==> flow/design.v <==
module USER_PRJ1 #( parameter pADDR_WIDTH   = 12,
                   parameter pDATA_WIDTH   = 32
                 )
(
  output wire                        awready,
  output wire                        arready,
  output wire                        wready,
  output wire                        rvalid,
  output wire  [(pDATA_WIDTH-1) : 0] rdata,
  input  wire                        awvalid,
  input  wire                [11: 0] awaddr,
  input  wire                        arvalid,
  input  wire                [11: 0] araddr,
  input  wire                        wvalid,
  input  wire  [(pDATA_WIDTH-1) : 0] wdata,
  input  wire                        rready,
  input  wire                        ss_tvalid,
  input  wire  [(pDATA_WIDTH-1) : 0] ss_tdata,
  input  wire                        sm_tready,
  output wire                        ss_tready,
  output wire                        sm_tvalid,
  output wire  [(pDATA_WIDTH-1) : 0] sm_tdata,
  input  wire                        axi_clk,
  input  wire                        axi_reset_n
);
wire [3:0]  tap_WE;
wire        tap_EN;
wire [11:0] tap_A;
wire [31:0] tap_Di, tap_Do;
bram11 tap_ram(
    .clk(axi_clk),
    .we(|tap_WE),
    .re(tap_EN),
    .waddr(tap_A),
    .raddr(tap_A),
    .wdi(tap_Di),
    .rdo(tap_Do)
);
wire [3:0]  data_WE;
wire        data_EN;
wire [11:0] data_A;
wire [31:0] data_Di, data_Do;
bram11 data_ram(
    .clk(axi_clk),
    .we(|data_WE),
    .re(data_EN),
    .waddr(data_A),
    .raddr(data_A),
    .wdi(data_Di),
    .rdo(data_Do)
);
fir inst_fir(
    .awready(awready),
    .wready(wready),
    .awvalid(awvalid),
    .awaddr(awaddr),
    .wvalid(wvalid),
    .wdata(wdata),
    .arready(arready),
    .rready(rready),
    .arvalid(arvalid),
    .araddr(araddr),
    .rvalid(rvalid),
    .rdata(rdata),    
    .ss_tvalid(ss_tvalid), 
    .ss_tdata(ss_tdata), 
    .ss_tlast(1'b0),
    .ss_tready(ss_tready), 
    .sm_tready(sm_tready), 
    .sm_tvalid(sm_tvalid), 
    .sm_tdata(sm_tdata), 
    .tap_WE(tap_WE),
    .tap_EN(tap_EN),
    .tap_Di(tap_Di),
    .tap_A(tap_A),
    .tap_Do(tap_Do),
    .data_WE(data_WE),
    .data_EN(data_EN),
    .data_Di(data_Di),
    .data_A(data_A),
    .data_Do(data_Do),
    .axis_clk(axi_clk),
    .axis_rst_n(axi_reset_n)
);
endmodule  
module fir 
#(  parameter pADDR_WIDTH = 12,
    parameter pDATA_WIDTH = 32,
    parameter Tape_Num    = 10  
)
(
    output  wire                     awready,  
    output  wire                      wready,   
    input   wire                     awvalid,  
    input   wire [(pADDR_WIDTH-1):0] awaddr,   
    input   wire                     wvalid,  
    input   wire [(pDATA_WIDTH-1):0] wdata,   
    output  wire                     arready,  
    input   wire                     rready,  
    input   wire                     arvalid,  
    input   wire [(pADDR_WIDTH-1):0] araddr,  
    output  reg                      rvalid,  
    output  reg  [(pDATA_WIDTH-1):0] rdata,   
    input   wire                     ss_tvalid,  
    input   wire [(pDATA_WIDTH-1):0] ss_tdata,  
    input   wire                     ss_tlast,  
    output  reg                      ss_tready,  
    input   wire                     sm_tready,  
    output  reg                      sm_tvalid,  
    output  reg  [(pDATA_WIDTH-1):0] sm_tdata,  
    output  reg                      sm_tlast,  
    output  reg  [3:0]               tap_WE,
    output  wire                     tap_EN,
    output  reg  [(pDATA_WIDTH-1):0] tap_Di,
    output  wire   [(pADDR_WIDTH-1):0] tap_A,
    input   wire [(pDATA_WIDTH-1):0] tap_Do,
    output  reg  [3:0]               data_WE,
    output  wire                     data_EN,
    output  reg  [(pDATA_WIDTH-1):0] data_Di,
    output  wire [(pADDR_WIDTH-1):0] data_A,
    input   wire [(pDATA_WIDTH-1):0] data_Do,
    input   wire                     axis_clk,
    input   wire                     axis_rst_n
);
localparam S_RESET_RAM = 0;
localparam S_COMPUTE = 1;
localparam S_READY = 2;
localparam S_DONE = 3;
localparam S_FIN = 4;
localparam S_WAIT_START = 5;
reg ap_done_w, ap_done_r;
reg ap_idle_w, ap_idle_r;
reg ap_start_w, ap_start_r;
reg rvalid_w;
reg [(pDATA_WIDTH-1):0] rdata_w;
reg read_axil_wait_w, read_axil_wait_r;
reg tap_A_read, tap_A_write;
reg [(pDATA_WIDTH-1):0] data_len_w,data_len_r;
wire [31:0] addr_map_0_data;
reg [3:0] data_A_byte;
reg [3:0] state_w, state_r;
reg [3:0] data_addr_cnt_w, data_addr_cnt_r;
reg [3:0] data_addr_base_w, data_addr_base_r;
reg [(pDATA_WIDTH-1):0] res_w,res_r;
reg last_one_w, last_one_r;
wire [31:0] mac_result;
assign addr_map_0_data = {{29{1'b0}},ap_idle_r,ap_done_r,ap_start_r};
assign tap_EN = 1'b1;
assign data_EN = 1'b1;
assign tap_A =  tap_A_write ? awaddr-64 : 
                tap_A_read ? araddr-64 : data_addr_cnt_r;
assign wready = awvalid && wvalid;
assign awready = awvalid && wvalid;
assign data_A = data_A_byte;
assign arready = 1;
assign mac_result = $signed(res_r) + $signed($signed(data_Do) * $signed(tap_Do));
always @(*) begin
    state_w = state_r;
    case (state_r)
        S_RESET_RAM:begin
            if(data_addr_cnt_r == Tape_Num)begin
                state_w = S_WAIT_START;
            end
        end
        S_WAIT_START:begin
            if(ap_start_r)begin
                state_w = S_READY;
            end
        end
        S_READY:begin
            if(ss_tvalid)begin
                state_w = S_COMPUTE;
            end
        end
        S_COMPUTE:begin
            if(data_addr_cnt_r == Tape_Num+1)begin
                state_w = S_DONE;
            end
        end
        S_DONE:begin
            if(sm_tready)begin
                if(last_one_r) 
                    state_w = S_FIN;
                else
                    state_w = S_READY;
            end
        end
    endcase
end
always @(*) begin
    data_addr_cnt_w = data_addr_cnt_r;
    data_WE = 4'b0000;
    data_Di = 0;
    data_A_byte = 0;
    ap_done_w = ap_done_r;
    ap_idle_w = ap_idle_r;
    data_addr_base_w = data_addr_base_r;
    last_one_w = last_one_r;
    ss_tready = 0;
    sm_tvalid = 0;
    sm_tdata = 0;
    res_w = res_r;
    case (state_r)
        S_RESET_RAM:begin
            data_WE = 4'b1111;
            data_Di = 0;
            data_A_byte = data_addr_cnt_r;
            if (data_addr_cnt_r == Tape_Num)begin
                data_addr_cnt_w = data_addr_cnt_r;
                ap_idle_w = 0;
            end
            else begin
                data_addr_cnt_w = data_addr_cnt_r + 1;
            end
        end
        S_WAIT_START:begin
            data_addr_cnt_w = 0;
        end
        S_READY:begin
            ss_tready = 1;
            res_w = 0;
            if(ss_tvalid)begin
                data_Di = ss_tdata;
                data_WE = 4'b1111;
                data_A_byte = data_addr_base_r;
            end
        end
        S_COMPUTE:begin
            res_w = (data_addr_cnt_r == 0) ? res_r : mac_result;
            data_A_byte = (data_addr_base_r + data_addr_cnt_r > Tape_Num) ? 
                        data_addr_base_r + data_addr_cnt_r - Tape_Num - 1 : 
                        data_addr_base_r + data_addr_cnt_r;
            if(data_addr_cnt_r == Tape_Num+1)begin
                data_addr_cnt_w = 0;
                if(data_addr_base_r == 0)begin
                    data_addr_base_w = Tape_Num;
                end
                else begin
                    data_addr_base_w = data_addr_base_r - 1;
                end
                if(ss_tlast)begin
                    ap_done_w = 1;
                    ap_idle_w = 1;
                end
            end
            else begin
                data_addr_cnt_w = data_addr_cnt_r + 1;
            end
        end
        S_DONE:begin
            sm_tvalid = 1;
            sm_tdata = res_r;
            if(sm_tready)begin
                res_w = 0;
                last_one_w = ss_tlast;
            end
        end
        S_FIN:begin
        end
    endcase
end
always @(*) begin
    tap_A_write = 0;
    tap_Di = 0;
    tap_WE = 0;
    ap_start_w = 0;
    data_len_w = data_len_r;
    if(awvalid && wvalid)begin
        if(awaddr >= 64)begin
            tap_A_write = 1;
            tap_Di = wdata;
            tap_WE = 4'b1111;
        end
        else begin
            if (awaddr == 0)begin
                ap_start_w = 1;
            end
            else begin  
                data_len_w = wdata;
            end
        end
    end
end
always @(*) begin
    rvalid_w = 0;
    rdata_w = 0;
    read_axil_wait_w = 0;
    tap_A_read = 0;
    if(arvalid)begin
        if(araddr == 0)begin
            rdata_w = addr_map_0_data;
            rvalid_w = 1;
        end
        else begin
            if(read_axil_wait_r == 0) begin
                read_axil_wait_w = 1;
                tap_A_read = 1;
            end
            else begin
                rdata_w = tap_Do;
                rvalid_w = 1;
            end
        end
    end
end
always @(posedge axis_clk or negedge axis_rst_n) begin
    if(!axis_rst_n) begin
        ap_done_r <= 1'b0;
        ap_idle_r <= 1'b1;  
        ap_start_r <= 1'b0;
        rdata <= 0;
        rvalid <= 0;
        read_axil_wait_r <= 0;
        data_len_r <= 0;
        data_addr_cnt_r <= 0;
        state_r <= S_RESET_RAM;
        data_addr_base_r <= Tape_Num;
        res_r <= 0;
        last_one_r <= 0;
    end 
    else begin
        ap_done_r <= ap_done_w;
        ap_idle_r <= ap_idle_w;
        ap_start_r <= ap_start_w;
        rdata <= rdata_w;
        rvalid <= rvalid_w;
        read_axil_wait_r <= read_axil_wait_w;
        data_len_r <= data_len_w;
        data_addr_cnt_r <= data_addr_cnt_w;
        state_r <= state_w;
        data_addr_base_r <= data_addr_base_w;
        res_r <= res_w;
        last_one_r <= last_one_w;
    end
end
endmodule
module bram11 (clk, we, re, waddr, raddr, wdi, rdo);
    parameter ADDR_WIDTH = 12;
    parameter SIZE = 11;
    parameter BIT_WIDTH = 32;
    input                          clk;
    input                          we, re;
    input [ADDR_WIDTH-1:0]         waddr, raddr;
    input [BIT_WIDTH-1:0]          wdi;
    output reg [BIT_WIDTH-1:0]     rdo;
    reg [BIT_WIDTH-1:0] RAM [SIZE-1:0];
    wire [BIT_WIDTH-1:0] ram0 = RAM[0];
    wire [BIT_WIDTH-1:0] ram1 = RAM[1];
    wire [BIT_WIDTH-1:0] ram2 = RAM[2];
    wire [BIT_WIDTH-1:0] ram3 = RAM[3];
    wire [BIT_WIDTH-1:0] ram4 = RAM[4];
    wire [BIT_WIDTH-1:0] ram5 = RAM[5];
    wire [BIT_WIDTH-1:0] ram6 = RAM[6];
    wire [BIT_WIDTH-1:0] ram7 = RAM[7];
    wire [BIT_WIDTH-1:0] ram8 = RAM[8];
    wire [BIT_WIDTH-1:0] ram9 = RAM[9];
    wire [BIT_WIDTH-1:0] ram10 = RAM[10];
    always @(posedge clk)begin
        if(re) rdo <= RAM[raddr];
    end
    always @(posedge clk)begin
        if(we) RAM[waddr] <= wdi;
    end
endmodule
# Tool chain data of USER_PRJ1
# The steps from the RTL of USER_PRJ1 to its reports follow in flow order.
# Line numbers count from 1 in the design file above.
# Library cell names are shortened.
# Not given: --
dict set report inputs {
  top {USER_PRJ1}
  clock_port {axi_clk}
  cell_library {sky130hd}
  pvt_corner {tt_025C_1v80}
}

# Elaborated design
# Yosys after proc, flatten, opt, wreduce and memory -nomap, before mapping. Memory bits, and registers merged into a memory's read port (data or address), are not among the register bits. Print and check cells are not counted. Equal cells are merged and count once.
# Memory sizes are those after Yosys's memory passes, which may raise the word count (mostly to a power of two), join words into wider ones and drop unused or constant bits.
dict set report bits {
  ramBits 704
  word_cells 100
  mem_bits_ro 0
  clocked_rd_ports_x_width 64
  inputBits 96
  mem_count 2
  out_inout_bits 70
  register_bits 80
  latchBits 0
}
# name words width rd wr line
set memory_table {}
lappend memory_table {data_ram.RAM 11 32 1 1 346} ;# reg [BIT_WIDTH-1:0] RAM [SIZE-1:0];
lappend memory_table {tap_ram.RAM 11 32 1 1 346}
dict set report classes {
  add_sub_neg 8
  n_shift 0
  mul 1
  equal 13
  reduce_logical 16
  n_logic 0
  n_div 0
  cmp 2
  muxes 49
}
# operator n
set ops {}
lappend ops {{multiplier 32 x 32 -> 32 bit} 1}
lappend ops {{2-to-1 mux 32 bit} 12}
lappend ops {{parallel mux 32 bit (select 3 bit)} 1}
lappend ops {{2-to-1 mux 4 bit} 17}
lappend ops {{adder 32 bit} 1}
lappend ops {{zero test 12 bit} 2}
lappend ops {{parallel mux 4 bit (select 3 bit)} 2}
lappend ops {{parallel mux 4 bit (select 5 bit)} 1}
lappend ops {{subtractor 4 x 1 -> 4 bit (second input constant)} 4}
lappend ops {{2-to-1 mux 1 bit} 15}
lappend ops {{greater-or-equal comparator 12 x 7 -> 1 bit (second input constant)} 1}
lappend ops {{zero test 4 bit} 3}
lappend ops {{!= test 2 bit (second input constant)} 4}
lappend ops {{equality test 4 x 2 -> 1 bit (second input constant)} 2}
lappend ops {{equality test 4 bit (second input constant)} 2}
lappend ops {{OR reduction 4 bit} 2}
lappend ops {{parallel mux 4 bit (select 2 bit)} 1}
lappend ops {{!= test 2 x 1 -> 1 bit (second input constant)} 3}
lappend ops {{AND reduction 2 bit} 3}
lappend ops {{nonzero test 3 bit} 2}
lappend ops {{AND reduction 6 bit} 1}
lappend ops {{adder 4 x 4 -> 5 bit} 1}
lappend ops {{greater-than comparator 5 x 4 -> 1 bit (second input constant)} 1}
lappend ops {{nonzero test 5 bit} 1}
lappend ops {{adder 4 x 1 -> 4 bit (second input constant)} 1}
lappend ops {{equality test 4 x 1 -> 1 bit (second input constant)} 1}
lappend ops {{equality test 4 x 3 -> 1 bit (second input constant)} 1}
lappend ops {{subtractor 4 bit (second input constant)} 1}
# Not listed: further kinds 2, cells in them 2.

# Longest topological paths
# Longest topological path by Yosys (ltp), each cell counted once; first at word level (registers and memories cut), then after technology mapping (sequential cells cut; the memories' decode and read muxes count).
dict set report logic_depth {
  depth_word 6
  ABC_AREA 0
  mapped_depth 29
  mapped_depth_nobuf 27
}

# Mapped cells and area
# Source: synth_stat.txt of the flow (Yosys; design flattened, memories mapped). It holds for the ABC_AREA given above (unset counts as 0); a run with the other value may have another netlist.
# The area totals of this step are shown rounded.
# type n
set by_type {}
lappend by_type {edfxtp_1 704}
lappend by_type {fa_1 439}
lappend by_type {and2_1 384}
lappend by_type {nand2_1 602}
lappend by_type {ha_1 161}
lappend by_type {inv_1 535}
lappend by_type {dfrtp_1 77}
lappend by_type {mux4_2 64}
lappend by_type {dfxtp_1 64}
lappend by_type {mux2i_1 103}
lappend by_type {clkbuf_1 177}
lappend by_type {xnor2_1 71}
lappend by_type {o21ai_0 97}
lappend by_type {and3_1 69}
lappend by_type {nand3_1 77}
lappend by_type {a21oi_1 67}
lappend by_type {o221ai_1 32}
lappend by_type {nor2_1 73}
# Not listed: further types 44, cells in them 250.
dict set report synth_totals {
  flip_flops 849
  mapped_area_um2 49600
  cell_count 4046
}
# By module: a second synthesis without flattening, with its own total; a netlist apart from the flattened one above.
dict set report hier_totals {
  cells_unflattened 3958
  hier_area_um2 51700
}
# Each row is one instance without its submodules.
# mod area_um2 instances seq_area_um2 cells
set by_module {}
lappend by_module {bram11 15000 2 11500 770}
lappend by_module {fir 21800 1 2080 2415}
lappend by_module {USER_PRJ1 18.8 1 0.0 3}

# Worst setup path after synthesis
# Source: OpenSTA report_checks on the synthesized netlist (no wires, ideal clock, input and output delay 20% of the period each), path of least setup slack; recovery checks are left aside. Register names are those of the netlist, which keeps one name where synthesis merged equal registers.
dict set report synth_path {
  path_kind {input port to flip-flop}
  startpoint {in araddr[0]}
  endpoint {mem tap_ram.RAM[0][0]}
  arrival_time_ns 6.525
  delay_ns 5.227
  t_first_pin_ns 1.800
  n_path_buf 2
  slack_ns 1.973
  tclk_ns 9.0
  in_delay_ns 1.800
  driving_pins 10
  period_less_setup_slack_ns 7.027
}
# "delay_ns" is the arrival time less input delay plus setup time.
# "driving_pins": output pins that drive a net of the path, with the launching flip-flop's if there is one; two outputs of one cell count as two.
# "period_less_setup_slack_ns" = period - worst setup slack (recovery checks aside). The figure is calculated, with input and output delays left at 20% of the set period.
# The rows between start and end are the longest chain of elaborated cells between them; the timing report does not say that the signal goes this way. Where chains are equally long, one stands for them.
# Each line given opens the expression or statement behind the cell; cells for indexed reads and writes are added by Yosys, which also makes memories of some case tables.
dict set report synth_between {
  cell_sequence {nor4_1 > a31oi_1 > and2_1 > buf_2 > mux2i_1 > nor2_1 > a21oi_2 > buf_2 > nand2_1 > nor4_1}
  elab_chain_cells 6
  cells_between 7
  cone_lines 5
  classes_between {add/sub: 1; mux: 5; reduce/logical: 1}
}
# item line
set synth_rtl {}
lappend synth_rtl {{start, declared} 13} ;# input  wire                [11: 0] araddr,
lappend synth_rtl {{zero test 12 bit} 290} ;# if(araddr == 0)begin
lappend synth_rtl {{2-to-1 mux 1 bit} 290}
lappend synth_rtl {{2-to-1 mux 1 bit} 289} ;# if(arvalid)begin
lappend synth_rtl {{2-to-1 mux 4 bit} 151} ;# tap_A_read ? araddr-64 : data_addr_cnt_r;
lappend synth_rtl {{2-to-1 mux 4 bit} 150} ;# assign tap_A =  tap_A_write ? awaddr-64 :
lappend synth_rtl {{2-to-1 mux 4 bit} 362} ;# if(we) RAM[waddr] <= wdi;
lappend synth_rtl {{end, declared} 346} ;# reg [BIT_WIDTH-1:0] RAM [SIZE-1:0];
# Some nets on the timed path still bear RTL names; the line given drives or declares the net.
# net line
set synth_named_nets {}
lappend synth_named_nets {inst_fir.read_axil_wait_w 289}

# Worst path after layout
# From the final timing report of run 1: the path of least setup slack in the routed layout; clock arrival at registers is part of the times.
dict set report layout_path {
  path_kind {flip-flop to flip-flop}
  startpoint {reg tap_ram.rdo[16]}
  endpoint {reg inst_fir.res_r[31]}
  arrival_time_ns 7.96
  tclk_ns 9.0
  driving_pins 28
  n_path_buf 1
  slack_ns 1.59
  t_first_pin_ns 0.62
}
# The rows between start and end are the longest chain of elaborated cells between them; the timing report does not say that the signal goes this way. Where chains are equally long, one stands for them.
dict set report layout_between {
  cell_sequence {dfxtp_4 > and2_1 > fa_1 > fa_1 > inv_1 > fa_1 > inv_1 > fa_1 > inv_1 > fa_1 > inv_1 > fa_1 > fa_1 > inv_1 > fa_1 > inv_1 > ha_4 > and3_4 > nand4_1 > nor4_2 > nand4_1 > buf_6 > a31oi_4 > o21a_1 > o21a_1 > o21ai_1 > and3_1 > o31ai_2}
  elab_chain_cells 4
  cells_between 4
  cone_lines 3
  classes_between {add/sub: 1; mul: 1; mux: 2}
}
# item line
set layout_rtl {}
lappend layout_rtl {{start, declared} 345} ;# output reg [BIT_WIDTH-1:0]     rdo;
lappend layout_rtl {{multiplier 32 x 32 -> 32 bit} 156} ;# assign mac_result = $signed(res_r) + $signed($signed(data_Do) * $signed(tap_Do));
lappend layout_rtl {{adder 32 bit} 156}
lappend layout_rtl {{2-to-1 mux 32 bit} 229} ;# res_w = (data_addr_cnt_r == 0) ? res_r : mac_result;
lappend layout_rtl {{parallel mux 32 bit (select 3 bit)} 203} ;# case (state_r)
lappend layout_rtl {{end, assigned} 318} ;# res_r <= 0;
lappend layout_rtl {{end, assigned} 332} ;# res_r <= res_w;
lappend layout_rtl {{end, declared} 144} ;# reg [(pDATA_WIDTH-1):0] res_w,res_r;

Lab notebook: USER_PRJ1

Settings and measured results of 3 stored flow runs for module USER_PRJ1 (sky130hd), not sorted in any way. The constraints put input and output delay at 20% of the set period each and load the outputs with 0.01 pF.
"achieved_clock_period_ns" means the clock period less the worst setup slack. The figure is calculated, with input and output delays left at 20% of the set period.
The measured numbers are rounded.

# run 1
==> flow/run.sh <==
#!/bin/bash
# the make line also repeats the synthesis and layout settings of config.mk as NAME=value (left out here)
make -C /OpenROAD-flow-scripts/flow DESIGN_CONFIG=/design/flow/config.mk WORK_HOME=/design/flow/orfs CLKGATE_MAP_FILE= finish
==> flow/config.mk <==
export PLATFORM = sky130hd
export DESIGN_NAME = USER_PRJ1
export DESIGN_NICKNAME = USER_PRJ1
export VERILOG_FILES = /design/flow/design.v
export SDC_FILE = /design/flow/constraint.sdc
export NUM_CORES = 4
export LEC_CHECK = 0
export CAP_MARGIN = 10
export CORE_MARGIN = 10
export CORE_UTILIZATION = 34
export CTS_CLUSTER_DIAMETER = 390
export CTS_CLUSTER_SIZE = 57
export HOLD_SLACK_MARGIN = 0.2
export MAX_ROUTING_LAYER = met4
export SETUP_SLACK_MARGIN = 1.59
export SLEW_MARGIN = 40
==> flow/constraint.sdc <==
create_clock -name core_clock -period 9.0 [get_ports {axi_clk}]
set_input_delay 1.8000 -clock core_clock [delete_from_list [all_inputs] [get_ports {axi_clk}]]
set_output_delay 1.8000 -clock core_clock [all_outputs]
set_load 0.01 [all_outputs]

==> run 1: results <==
synth_chip_area_um2=49600
die_footprint_um2=162000
finish.utilization_pct=38.0
worst_setup_slack_ns=1.59
timing.setup.tns_ns=0.000
hold_ws_ns=0.508
achieved_clock_period_ns=7.413

# run 2
==> flow/run.sh <==
#!/bin/bash
# the make line also repeats the synthesis and layout settings of config.mk as NAME=value (left out here)
make -C /OpenROAD-flow-scripts/flow DESIGN_CONFIG=/design/flow/config.mk WORK_HOME=/design/flow/orfs CLKGATE_MAP_FILE= finish
==> flow/config.mk <==
export PLATFORM = sky130hd
export DESIGN_NAME = USER_PRJ1
export DESIGN_NICKNAME = USER_PRJ1
export VERILOG_FILES = /design/flow/design.v
export SDC_FILE = /design/flow/constraint.sdc
export NUM_CORES = 4
export LEC_CHECK = 0
export CAP_MARGIN = 20
export CELL_PAD_IN_SITES_DETAIL_PLACEMENT = 2
export CELL_PAD_IN_SITES_GLOBAL_PLACEMENT = 3
export CORE_ASPECT_RATIO = 0.6
export CORE_MARGIN = 2
export CORE_UTILIZATION = 40
export CTS_CLUSTER_DIAMETER = 316
export GPL_ROUTABILITY_DRIVEN = 1
export HOLD_SLACK_MARGIN = 0.16
export MAX_ROUTING_LAYER = met5
export SLEW_MARGIN = 15
export TNS_END_PERCENT = 90
==> flow/constraint.sdc <==
create_clock -name core_clock -period 7.79 [get_ports {axi_clk}]
set_input_delay 1.5580 -clock core_clock [delete_from_list [all_inputs] [get_ports {axi_clk}]]
set_output_delay 1.5580 -clock core_clock [all_outputs]
set_load 0.01 [all_outputs]

==> run 2: results <==
synth_chip_area_um2=49600
die_footprint_um2=127000
finish.utilization_pct=46.8
worst_setup_slack_ns=0.194
timing.setup.tns_ns=0.000
hold_ws_ns=0.504
achieved_clock_period_ns=7.596

# run 3
==> flow/run.sh <==
#!/bin/bash
# the make line also repeats the synthesis and layout settings of config.mk as NAME=value (left out here)
make -C /OpenROAD-flow-scripts/flow DESIGN_CONFIG=/design/flow/config.mk WORK_HOME=/design/flow/orfs CLKGATE_MAP_FILE= finish
==> flow/config.mk <==
export PLATFORM = sky130hd
export DESIGN_NAME = USER_PRJ1
export DESIGN_NICKNAME = USER_PRJ1
export VERILOG_FILES = /design/flow/design.v
export SDC_FILE = /design/flow/constraint.sdc
export NUM_CORES = 4
export LEC_CHECK = 0
export CAP_MARGIN = 20
export CELL_PAD_IN_SITES_DETAIL_PLACEMENT = 2
export CORE_ASPECT_RATIO = 0.81
export CORE_MARGIN = 2
export CORE_UTILIZATION = 40
export GPL_ROUTABILITY_DRIVEN = 1
export SLEW_MARGIN = 20
==> flow/constraint.sdc <==
create_clock -name core_clock -period 9.0 [get_ports {axi_clk}]
set_input_delay 1.8000 -clock core_clock [delete_from_list [all_inputs] [get_ports {axi_clk}]]
set_output_delay 1.8000 -clock core_clock [all_outputs]
set_load 0.01 [all_outputs]

==> run 3: results <==
synth_chip_area_um2=49600
die_footprint_um2=127000
finish.utilization_pct=46.0
worst_setup_slack_ns=-0.224
timing.setup.tns_ns=-0.355
hold_ws_ns=0.535
achieved_clock_period_ns=9.224
